==> flow/design.v <==
module CORDIC #(parameter integer W = 32)
(
    input wire clk,
    input wire start,
    input wire signed [31:0] x,
    input wire signed [31:0] y,
    output wire signed [W-1:0]phi,
    output wire done
);
wire sigma;
wire signed [31:0] x_shift;
wire signed [31:0] y_shift;
reg [5:0] counter;
reg signed [31:0] x_reg;
reg signed [31:0] y_reg;
reg signed [31:0] z;
wire signed [31:0] atan_table [0:27];
assign atan_table[00] = 32'h3243f6a9; 
assign atan_table[01] = 32'h1dac6705;
assign atan_table[02] = 32'h0fadbafd;
assign atan_table[03] = 32'h07f56ea7;
assign atan_table[04] = 32'h03feab77;
assign atan_table[05] = 32'h01ffd55c;
assign atan_table[06] = 32'h00fffaab;
assign atan_table[07] = 32'h007fff55;
assign atan_table[08] = 32'h003fffeb;
assign atan_table[09] = 32'h001ffffd;
assign atan_table[10] = 32'h00100000;
assign atan_table[11] = 32'h00080000;
assign atan_table[12] = 32'h00040000;
assign atan_table[13] = 32'h00020000;
assign atan_table[14] = 32'h00010000;
assign atan_table[15] = 32'h00008000;
assign atan_table[16] = 32'h00004000;
assign atan_table[17] = 32'h00002000;
assign atan_table[18] = 32'h00001000;
assign atan_table[19] = 32'h00000800;
assign atan_table[20] = 32'h00000400;
assign atan_table[21] = 32'h00000200;
assign atan_table[22] = 32'h00000100;
assign atan_table[23] = 32'h00000080;
assign atan_table[24] = 32'h00000040;
assign atan_table[25] = 32'h00000020;
assign atan_table[26] = 32'h00000010;
assign atan_table[27] = 32'h00000008;
assign sigma = y_reg[31];
assign x_shift = y_reg >>> counter; 
assign y_shift = x_reg >>> counter; 
assign phi = z[31:31-W+1];
assign done = (counter == 28);
always @(posedge clk) begin
    if(start)begin
        x_reg <= x;
        y_reg <= y;
        z <= 0;
        counter <= 0;
    end
    else begin
        if(counter == 28) begin
            x_reg <= x_reg;
            y_reg <= y_reg;
            z <= z;
            counter <= counter;
        end
        else begin
            x_reg <= sigma ? (x_reg - x_shift) : (x_reg + x_shift);
            y_reg <= sigma ? (y_reg + y_shift) : (y_reg - y_shift);
            z <= sigma ? (z - atan_table[counter]) : (z + atan_table[counter]);
            counter <= counter + 1;
        end
    end
end
endmodule
Reports on CORDIC. The steps from the RTL of CORDIC to its reports follow in flow order. Line numbers count from 1 in the design file above. Cell names lack the library's common part. The mark n/a stands for no value.

Top module: CORDIC. Clock: clk. Library: sky130hd. Library corner: tt_025C_1v80.

Elaborated design. Yosys after proc, flatten, opt, wreduce and memory -nomap, before mapping. Memory bits, and registers merged into a memory's read port (data or address), are not among the register bits. Print and check cells are not counted. Equal cells are merged and count once.

The entry for elaborated cells reads 53. Bits in registers: 102. The entry for output and inout bits reads 33. For bits of input ports the number is 66.

For mux-type cells the number is 10. For shifts and indexed selects the number is 2. Add/sub/neg operators: 7. Under reductions and logical operators stands 1. The entry for eq/ne operators reads 29.

Operator list (count): 32-bit case mux with 28-bit select (1); 32-bit two-way mux (9); 32-bit adder (3); 32-bit subtractor (3); 32-bit by 6-bit >>> shifter with 32-bit output (2); 5-bit == test with constant B (12); 5-bit by 4-bit == test with 1-bit output with constant B (8); 5-bit by 3-bit == test with 1-bit output with constant B (4); 5-bit by 2-bit == test with 1-bit output with constant B (2); 6-bit by 1-bit adder with 6-bit output with constant B (1); 6-bit by 5-bit == test with 1-bit output with constant B (1); 5-bit by 1-bit == test with 1-bit output with constant B (1); 5-bit zero test (1); 2-bit inequality test with constant B (1).

Depth. Yosys ltp: most cells in a row. Word level: on the elaborated netlist, between registers, memories and ports. Mapped: between sequential cells and ports; inverters and the memories' decode and read muxes count.

Under depth after elaboration stands 6. The figure for ABC_AREA is 0. For depth in mapped cells the number is 32.

Mapped cells and area. Yosys stat after the flow's synthesis: flattened, memories mapped to cells. It holds for the ABC_AREA given above (unset counts as 0); a run with the other value may have another netlist.

The figure for standard cells after synthesis is 2020. For flip-flops the number is 102. The figure for mapped area is 16264.3 um^2. Under sequential part of the area stands 2682.6 um^2.

Cells by type: edfxtp_1 (count 64, total area 1.92E+03 um^2); ha_1 (count 101, total area 1.26E+03 um^2); mux4_2 (count 50, total area 1126.08 um^2); nand2_1 (count 231, total area 867.082 um^2); a21oi_1 (count 162, total area 810.778 um^2); dfxtp_1 (count 38, total area 760.73 um^2); xnor2_1 (count 86, total area 753.222 um^2); o21ai_0 (count 142, total area 710.682 um^2); nor2_1 (count 166, total area 623.098 um^2); mux2i_1 (count 53, total area 530.509 um^2); mux2_2 (count 46, total area 517.997 um^2); xor2_1 (count 56, total area 490.47 um^2); mux4_1 (count 12, total area 315.302 um^2); clkbuf_1 (count 76, total area 285.274 um^2); nand3_1 (count 45, total area 225.216 um^2); nor3_1 (count 45, total area 225.216 um^2); o21a_1 (count 30, total area 225.216 um^2); a211oi_1 (count 27, total area 202.694 um^2).

Other cell types: 84; their cells: 590.

Worst setup path after synthesis. OpenSTA on the mapped netlist: ideal clock, no wires. The path of least setup slack (recovery checks aside). Input and output delay are each 20% of the period. Register names are those of the netlist, which keeps one name where synthesis merged equal registers.

Path type: flip-flop to flip-flop. Start: register counter[1]. End: register x_reg[31]. For required time the number is 7.240 ns. The entry for stages on the path reads 27. Clock period: 7.5 ns. Slack: 1.065 ns. The entry for delay of the path reads 6.435 ns. Time at the first pin: 0.000 ns. Data arrival time: 6.175 ns. Synthesis period reached: 6.435 ns.

"delay of the path" = arrival - input delay + setup time. "stages on the path": output pins that drive a net of the path, with the launching flip-flop's if there is one; two outputs of one cell count as two. "synthesis period reached" = period - worst setup slack (recovery checks aside). The figure is calculated, with input and output delays left at 20% of the set period. The rows between start and end are the longest chain of elaborated cells between them; the timing report does not say that the signal goes this way. Where chains are equally long, one stands for them. A line is the first line of the expression or statement that the cell stems from. Yosys adds cells for indexed reads and writes and turns some case tables into memories. A register here has more assigning lines than the two given. The path ends at the data pin of a flip-flop with enable; ways to the enable are not counted.

Path through: dfxtp_1 > buf_6 > buf_12 > buf_6 > buf_4 > buf_2 > mux4_2 > a222oi_1 > o221a_2 > ha_1 > o211ai_1 > nor3_1 > a31o_2 > nand2_1 > mux2_2 > o221ai_1 > ha_1 > a21o_1 > a21oi_1 > o21a_1 > o21ai_0 > o2111ai_1 > a311oi_1 > o41a_1 > a211o_1 > xnor3_1 > mux2_2. For cells in the longest elaborated chain the number is 5. Elaborated cells between the ends (all ways): 7.

Ends and longest elaborated chain, post-synthesis: start: declaration (RTL line 13) `reg [5:0] counter;`; start: assignment (RTL line 63) `counter <= counter;`; start: assignment (RTL line 69) `counter <= counter + 1;`; 32-bit by 6-bit >>> shifter with 32-bit output (RTL line 47) `assign x_shift = y_reg >>> counter;`; 32-bit adder (RTL line 66) `x_reg <= sigma ? (x_reg - x_shift) : (x_reg + x_shift);`; 32-bit two-way mux (RTL line 66); 32-bit two-way mux (RTL line 59) `if(counter == 28) begin`; 32-bit two-way mux (RTL line 52) `if(start)begin`; end: assignment (RTL line 53) `x_reg <= x;`; end: assignment (RTL line 60) `x_reg <= x_reg;`; end: declaration (RTL line 14) `reg signed [31:0] x_reg;`.

Worst path after layout. From the final timing report of flow run A: the path of least setup slack in the routed layout; clock arrival at registers is part of the times.

Path type: flip-flop to flip-flop. Start: register counter[1]. End: register y_reg[29]. The entry for stages on the path reads 26. For required time the number is 5.49 ns. Data arrival time: 6.50 ns. Time at the first pin: 0.45 ns. Slack: -1.00 ns. Clock period: 5.3 ns.

The rows between start and end are the longest chain of elaborated cells between them; the timing report does not say that the signal goes this way. Where chains are equally long, one stands for them. A register here has more assigning lines than the two given. The path ends at the data pin of a flip-flop with enable; ways to the enable are not counted.

Path through: dfxtp_4 > buf_12 > buf_16 > mux4_2 > mux2_4 > a2111o_1 > o211ai_1 > buf_4 > nand4b_1 > buf_4 > or4_4 > nor3_4 > buf_4 > nor3b_4 > nor2_2 > xnor2_1 > ha_1 > o2111ai_2 > nand2_2 > buf_6 > a31oi_4 > a21oi_2 > a41oi_2 > buf_4 > xnor2_1 > mux2_4. For cells in the longest elaborated chain the number is 5. Elaborated cells between the ends (all ways): 7.

Ends and longest elaborated chain, post-layout: start: declaration (RTL line 13) `reg [5:0] counter;`; start: assignment (RTL line 63) `counter <= counter;`; start: assignment (RTL line 69) `counter <= counter + 1;`; 32-bit by 6-bit >>> shifter with 32-bit output (RTL line 48) `assign y_shift = x_reg >>> counter;`; 32-bit subtractor (RTL line 67) `y_reg <= sigma ? (y_reg + y_shift) : (y_reg - y_shift);`; 32-bit two-way mux (RTL line 67); 32-bit two-way mux (RTL line 59) `if(counter == 28) begin`; 32-bit two-way mux (RTL line 52) `if(start)begin`; end: assignment (RTL line 54) `y_reg <= y;`; end: assignment (RTL line 61) `y_reg <= y_reg;`; end: declaration (RTL line 15) `reg signed [31:0] y_reg;`.

Ticket comment

Measured data: module CORDIC, platform sky130hd, 4 stored runs of the flow under differing settings, order arbitrary. Input and output delays are each 20% of the period that was set; the output load is 0.01 pF. "period achieved" is the run's clock period less its worst setup slack. It is reckoned from that one timing run; input and output delays stay at 20% of the period that was set.

Flow run A has these settings: CAP_MARGIN 25; CELL_PAD_IN_SITES_GLOBAL_PLACEMENT 0; CORE_MARGIN 7; CORE_UTILIZATION 20; GPL_TIMING_DRIVEN 1; MAX_ROUTING_LAYER met5; MIN_ROUTING_LAYER met2; PLACE_DENSITY_LB_ADDON 0.12; SLEW_MARGIN 40; TNS_END_PERCENT 45; period_ns 5.3. The final utilization is 0.345. The smallest setup slack comes to -1.002 ns. The worst hold slack after layout stands at 0.494 ns. For the period achieved the run shows 6.302 ns. The post-synthesis cell area is 16264.3 um^2. The measured total die area is 89502.7 um^2.

Flow run B has these settings: CORE_UTILIZATION 40; period_ns 4.39; CAP_MARGIN 20; CORE_MARGIN 2; SLEW_MARGIN 20. The final utilization is 0.653. The smallest setup slack comes to -1.684 ns. The worst hold slack after layout stands at 0.487 ns. For the period achieved the run shows 6.074 ns. The post-synthesis cell area is 16264.3 um^2. The measured total die area is 42289.9 um^2.

Flow run C has these settings: CAP_MARGIN 0; CELL_PAD_IN_SITES_DETAIL_PLACEMENT 1; CELL_PAD_IN_SITES_GLOBAL_PLACEMENT 3; CORE_MARGIN 5; CORE_UTILIZATION 63; MAX_ROUTING_LAYER met5; MIN_ROUTING_LAYER met2; SETUP_SLACK_MARGIN 1.39; TNS_END_PERCENT 60; period_ns 7.5; SLEW_MARGIN 20. Outcome: not finished: placement ended with error GPL-0301.

Flow run D has these settings: CORE_MARGIN 10; CORE_UTILIZATION 40; PLACE_DENSITY_LB_ADDON 0.08; SLEW_MARGIN 30; period_ns 11.3; CAP_MARGIN 20. The final utilization is 0.444. The smallest setup slack comes to 3.113 ns. The worst hold slack after layout stands at 0.475 ns. For the period achieved the run shows 8.187 ns. The post-synthesis cell area is 16264.3 um^2. The measured total die area is 49126.5 um^2.
